==> flow/design.v <==
module single_stage_mult(clock, reset, 
                         product_in,  mplier_in,  mcand_in,  bmask_in,  inst_valid_in, dest_reg_in, NPC_in,
                         br_rec_en_1, br_rec_en_2, br_marker_1, br_marker_2, br_mispre_1, br_mispre_2,
                         product_out, mplier_out, mcand_out, bmask_out, inst_valid_out, dest_reg_out, NPC_out);
  input clock, reset, inst_valid_in;
  input [3:0]  bmask_in;
  input [63:0] product_in, mplier_in, mcand_in;
  input [5:0] dest_reg_in;
  input [63:0] NPC_in;
  input br_rec_en_1, br_rec_en_2;
  input [2:0] br_marker_1, br_marker_2;
  input br_mispre_1, br_mispre_2;
  output reg inst_valid_out;
  output reg [3:0]  bmask_out;
  output reg [63:0] mplier_out, mcand_out;
  output reg [5:0] dest_reg_out;
  output reg [63:0] NPC_out;
  output wire [63:0] product_out;
  reg  [63:0] prod_in_reg, partial_prod_reg;
  wire [63:0] partial_product, next_mplier, next_mcand;
  assign product_out = prod_in_reg + partial_prod_reg;
  assign partial_product = mplier_in[15:0] * mcand_in;
  assign next_mplier = {16'b0,mplier_in[63:16]};
  assign next_mcand = {mcand_in[47:0],16'b0};
  always @(posedge clock)
  begin
    prod_in_reg      <= product_in;
    partial_prod_reg <= partial_product;
    mplier_out       <= next_mplier;
    mcand_out        <= next_mcand;
  end
  reg next_inst_valid_out;
  reg [3:0] next_bmask_out;
  always@(*) begin
    next_inst_valid_out = inst_valid_in;
    next_bmask_out       = bmask_in;
    if( br_rec_en_1 & br_mispre_1 & bmask_in[br_marker_1] ) next_inst_valid_out = 0;
    else if( br_rec_en_2 & br_mispre_2 & bmask_in[br_marker_2] ) next_inst_valid_out = 0;
    if( br_rec_en_1 ) next_bmask_out[br_marker_1] = 0;
    if( br_rec_en_2 ) next_bmask_out[br_marker_2] = 0;
  end
  always@(posedge clock)
  begin
    if(reset) begin
      inst_valid_out <= 1'b0;
      bmask_out      <= 0;
      NPC_out        <= 0;
      dest_reg_out   <= 6'd31;
    end
    else begin
      inst_valid_out <= next_inst_valid_out;
      bmask_out      <= next_bmask_out;
      NPC_out        <= NPC_in;
      dest_reg_out   <= dest_reg_in;
    end
  end
endmodule
module eight_stage_mult(clock, reset,
                        mplier, mcand, bmask_in, inst_valid_in, dest_reg_in, NPC_in,
                        br_rec_en_1, br_rec_en_2, br_marker_1, br_marker_2, br_mispre_1, br_mispre_2,
                        bmask_out, product, inst_valid_out, dest_reg_out, NPC_out);
  input clock, reset, inst_valid_in;
  input [5:0] dest_reg_in;
  input [63:0] NPC_in;
  input [3:0]  bmask_in;
  input [63:0] mcand, mplier;
  input br_rec_en_1, br_rec_en_2;
  input [2:0] br_marker_1, br_marker_2;
  input br_mispre_1, br_mispre_2;
  output [3:0]  bmask_out;
  output [63:0] product;
  output inst_valid_out;
  output [5:0] dest_reg_out;
  output [63:0] NPC_out;
  wire [63:0] mcand_out, mplier_out;
  wire [(3*4) -1:0] internal_bmask;
  wire [(3*6) -1:0] internal_dest_reg;
  wire [(3*64)-1:0] internal_products, internal_mcands, internal_mpliers, internal_NPC;
  wire [(3*1)- 1:0] internal_inst_valid_outs;
  single_stage_mult mstage [3:0] 
    (.clock(clock),
     .reset(reset),
     .product_in({internal_products,64'h0}),
     .mplier_in({internal_mpliers,mplier}),
     .mcand_in({internal_mcands,mcand}),
     .bmask_in({internal_bmask, bmask_in}),
     .inst_valid_in({internal_inst_valid_outs,inst_valid_in}),
     .dest_reg_in({internal_dest_reg, dest_reg_in}),
     .NPC_in({internal_NPC, NPC_in}),
     .br_rec_en_1(br_rec_en_1),
     .br_rec_en_2(br_rec_en_2),
     .br_marker_1(br_marker_1),
     .br_marker_2(br_marker_2),
     .br_mispre_1(br_mispre_1),
     .br_mispre_2(br_mispre_2),
     .product_out({product,internal_products}),
     .mplier_out({mplier_out,internal_mpliers}),
     .mcand_out({mcand_out,internal_mcands}),
     .bmask_out({bmask_out, internal_bmask}),
     .inst_valid_out({inst_valid_out,internal_inst_valid_outs}),
     .dest_reg_out({dest_reg_out, internal_dest_reg}),
     .NPC_out({NPC_out, internal_NPC})
    );
endmodule
Step by step through the tools: eight_stage_mult:

The steps from the RTL of eight_stage_mult to its reports follow in flow order.
Line numbers count from 1 in the design file above.
Cell names lack the library's common part.
Not given: -

* top: eight_stage_mult
* clock input: clock
* cell library: sky130hd
* timing corner: tt_025C_1v80

Word-level counts:

Counts by Yosys on the flattened word-level netlist (proc, flatten, opt, wreduce; memories kept). Register bits leave out memories and registers merged into their read ports (data or address); mux counts leave out enables and synchronous resets folded into registers. Print and check cells are left out. Cells with the same type and inputs are merged into one.

* flip-flop bits (word level): 844
* input port bits: 215
* elaborated cells: 90

* add/subtract/negate cells: 5
* multiply operators: 4
* shift operators: 12
* multiplexer cells: 8
* bitwise operators: 28
* reduce/logical cells: 4

Operators by type and width (number)
* 16-bit by 64-bit multiplier with 64-bit output: 1
* 16-bit by 48-bit multiplier with 48-bit output: 1
* 16-bit by 32-bit multiplier with 32-bit output: 1
* 16-bit by 16-bit multiplier with 16-bit output: 1
* 64-bit adder: 3
* 4-bit by 3-bit variable part select with 1-bit output: 8
* 4-bit AND: 8
* 4-bit OR: 8
* 4-bit two-way mux: 8
* 1-bit by 4-bit variable shift with 4-bit output (first input constant): 4
* 3-bit OR reduction: 4
* 1-bit AND: 10
* 3-bit negator with 4-bit output: 2
* 4-bit NOT: 2

Longest topological paths:

Longest topological path by Yosys (ltp), each cell counted once; first at word level (registers and memories cut), then after technology mapping (sequential cells cut; the memories' decode and read muxes count).

* word-level depth: 9
* ABC_AREA: 0
* gate-level depth with buffers: 27

Netlist:

The flow's flattened synthesis, as Yosys stat reports it; memories are mapped. The netlist is that of the ABC_AREA named above (0 if unset); the other value can give another one.
Totals and module areas in this step are rounded.

Cell types
* fa_1: number 1667, area in all 3.34E+04 um^2
* dfxtp_1: number 844, area in all 1.69E+04 um^2
* inv_1: number 1867, area in all 7.01E+03 um^2
* nand2_1: number 1542, area in all 5.79E+03 um^2
* ha_1: number 393, area in all 4.92E+03 um^2
* and2_1: number 658, area in all 4.12E+03 um^2
* xnor2_1: number 248, area in all 2.17E+03 um^2
* nor2b_1: number 296, area in all 1.85E+03 um^2
* clkbuf_1: number 398, area in all 1.49E+03 um^2
* a21oi_1: number 195, area in all 975.936 um^2
* xor2_1: number 91, area in all 797.014 um^2
* a21o_1: number 102, area in all 765.734 um^2
* nor2_1: number 133, area in all 499.229 um^2
* o21ai_0: number 74, area in all 370.355 um^2
* buf_4: number 48, area in all 360.346 um^2
* o21bai_1: number 33, area in all 247.738 um^2
* o21a_1: number 32, area in all 240.23 um^2
* nand3_1: number 38, area in all 190.182 um^2

Not listed: further types 62, cells in them 359.

* standard cells after synthesis: 9018
* chip area (Yosys): 84800 um^2
* sequential area: 16900 um^2
* flip-flop cells: 844

The figures by module come from a second, unflattened synthesis with its own total; it is not the netlist above.

* cells (unflattened synthesis): 16393
* area total of the unflattened synthesis: 149000 um^2

Each row is one instance without its submodules.

By module
* single_stage_mult: instances 4, cells 4098, area 37400 um^2, seq. area 5990 um^2
* eight_stage_mult: instances 1, cells 1, area 3.8 um^2, seq. area 0.0 um^2

Path before layout:

Source: OpenSTA report_checks on the synthesized netlist (no wires, ideal clock, input and output delay 20% of the period each), path of least setup slack; recovery checks are left aside. Register names are those of the netlist, which keeps one name where synthesis merged equal registers.

* kind: input -> register
* from: in mplier[7]
* to: reg mstage[0].partial_prod_reg[63]
* clock period: 9.0 ns
* external input delay: 1.800 ns
* setup time: 0.118 ns
* time at the first pin: 1.800 ns
* data arrival time: 8.083 ns
* required time: 8.882 ns
* path slack: 0.799 ns
* delay of the path: 6.401 ns
* stages: 26
* path buffers: 2
* period reached after synthesis: 8.201 ns

"delay of the path" is the arrival time less input delay plus setup time.
"stages": output pins that drive a net of the path, with the launching flip-flop's if there is one; two outputs of one cell count as two.
"period reached after synthesis" is the clock period less the worst setup slack; recovery checks do not enter. This is arithmetic on one report: input and output delays are still those of the set period (20% each).
Between the ends stands the longest chain of elaborated cells between them, by number of cells; it is not shown to be the way that was timed. Of several equally long chains one is given.
Each line given opens the expression or statement behind the cell; cells for indexed reads and writes are added by Yosys, which also makes memories of some case tables.

* path through: clkbuf_1 -> clkbuf_1 -> nand2_1 -> fa_1 -> inv_1 -> fa_1 -> inv_1 -> fa_1 -> inv_1 -> fa_1 -> fa_1 -> inv_1 -> fa_1 -> inv_1 -> ha_1 -> a211oi_1 -> nor2_1 -> o41a_1 -> nor4_2 -> a21oi_1 -> o21a_1 -> a311oi_2 -> o31a_1 -> o21ai_1 -> a21oi_2 -> xnor2_1
* cells in the longest elaborated chain: 1
* elaborated cells on any way between the ends: 1
* RTL lines with such cells: 1
* those cells by class: mul (1)

Ends and longest elaborated chain, post-synthesis
* start, declared: RTL line 66 `input [63:0] mcand, mplier;`
* 16-bit by 64-bit multiplier with 64-bit output: RTL line 22
* end, assigned: RTL line 28
* end, declared: RTL line 19 `reg  [63:0] prod_in_reg, partial_prod_reg;`

Path in the finished layout:

From the final timing report of flow run B: the path of least setup slack in the routed layout; clock arrival at registers is part of the times.

* kind: input -> register
* from: in mcand[5]
* to: reg mstage[0].partial_prod_reg[48]
* clock period: 8.44 ns
* external input delay: 1.69 ns
* setup time: 0.13 ns
* time at the first pin: 1.69 ns
* data arrival time: 8.76 ns
* required time: 8.96 ns
* path slack: 0.19 ns
* stages: 24
* path buffers: 1

Between the ends stands the longest chain of elaborated cells between them, by number of cells; it is not shown to be the way that was timed. Of several equally long chains one is given.

* path through: clkdlybuf4s50_1 -> and2_1 -> fa_1 -> inv_1 -> fa_1 -> inv_1 -> fa_1 -> fa_1 -> fa_1 -> inv_1 -> fa_1 -> inv_1 -> ha_1 -> a21o_1 -> a21o_1 -> a21oi_1 -> o21ai_1 -> a31o_2 -> o2111ai_1 -> a21oi_1 -> a221o_1 -> a2111oi_0 -> o41ai_1 -> xor2_1
* cells in the longest elaborated chain: 1
* elaborated cells on any way between the ends: 1
* RTL lines with such cells: 1
* those cells by class: mul (1)

Ends and longest elaborated chain, post-layout
* start, declared: RTL line 66 `input [63:0] mcand, mplier;`
* 16-bit by 64-bit multiplier with 64-bit output: RTL line 22
* end, assigned: RTL line 28
* end, declared: RTL line 19 `reg  [63:0] prod_in_reg, partial_prod_reg;`

--- measured runs ---
Below are 3 stored runs of the flow (Yosys, OpenROAD; platform sky130hd) on eight_stage_mult, each with its settings and what was measured, unordered. Constraints: input delay and output delay 20% of the set period each, output load 0.01 pF.
"period reached": clock period set for the run, less the worst setup slack. It is reckoned from that one timing run; input and output delays stay at 20% of the period that was set.
"critical path time": the worst setup path's part of the clock period (all of it between registers, 20% less for each end at a port) less its slack. A launch clock that arrives late makes it longer, a capture clock that arrives late makes it shorter.
Results are given in rounded form.

### Flow run A

Settings: `ABC_AREA=1`, `CAP_MARGIN=40`, `CELL_PAD_IN_SITES_DETAIL_PLACEMENT=2`, `CELL_PAD_IN_SITES_GLOBAL_PLACEMENT=0`, `CORE_MARGIN=4`, `CORE_UTILIZATION=20`, `CTS_CLUSTER_SIZE=41`, `GPL_ROUTABILITY_DRIVEN=0`, `HOLD_SLACK_MARGIN=0.05`, `MAX_ROUTING_LAYER=met5`, `MIN_ROUTING_LAYER=met2`, `PLACE_DENSITY=0.6`, `SLEW_MARGIN=40`, `TNS_END_PERCENT=55`, `period_ns=9.0`

Unfinished; error GRT-0116 in routing.

### Flow run B

Settings: `CORE_UTILIZATION=32`, `PLACE_DENSITY=0.6`, `period_ns=8.44`, `CAP_MARGIN=20`, `CORE_MARGIN=2`, `SLEW_MARGIN=20`

- Setup total negative slack: 0.000 ns
- Worst-case hold slack: 0.305 ns
- Chip area in the Yosys report: 84800 um^2
- Area of the die: 269000 um^2
- Utilization in the final report: 37.1%
- Std-cell area (final layout): 97600 um^2
- Setup slack of the critical path: 0.193 ns
- Critical path time: 6.56 ns
- Kind of the worst setup path: input -> register
- Period reached: 8.247 ns

### Flow run C

Settings: `ABC_AREA=0`, `CAP_MARGIN=30`, `CELL_PAD_IN_SITES_DETAIL_PLACEMENT=2`, `CELL_PAD_IN_SITES_GLOBAL_PLACEMENT=0`, `CORE_UTILIZATION=61`, `CTS_CLUSTER_DIAMETER=113`, `CTS_CLUSTER_SIZE=31`, `GPL_ROUTABILITY_DRIVEN=0`, `MAX_ROUTING_LAYER=met4`, `MIN_ROUTING_LAYER=met2`, `SETUP_SLACK_MARGIN=0.4`, `TNS_END_PERCENT=30`, `period_ns=5.97`, `CORE_MARGIN=2`, `SLEW_MARGIN=20`

Unfinished; error DPL-0033 in placement.
--- end ---
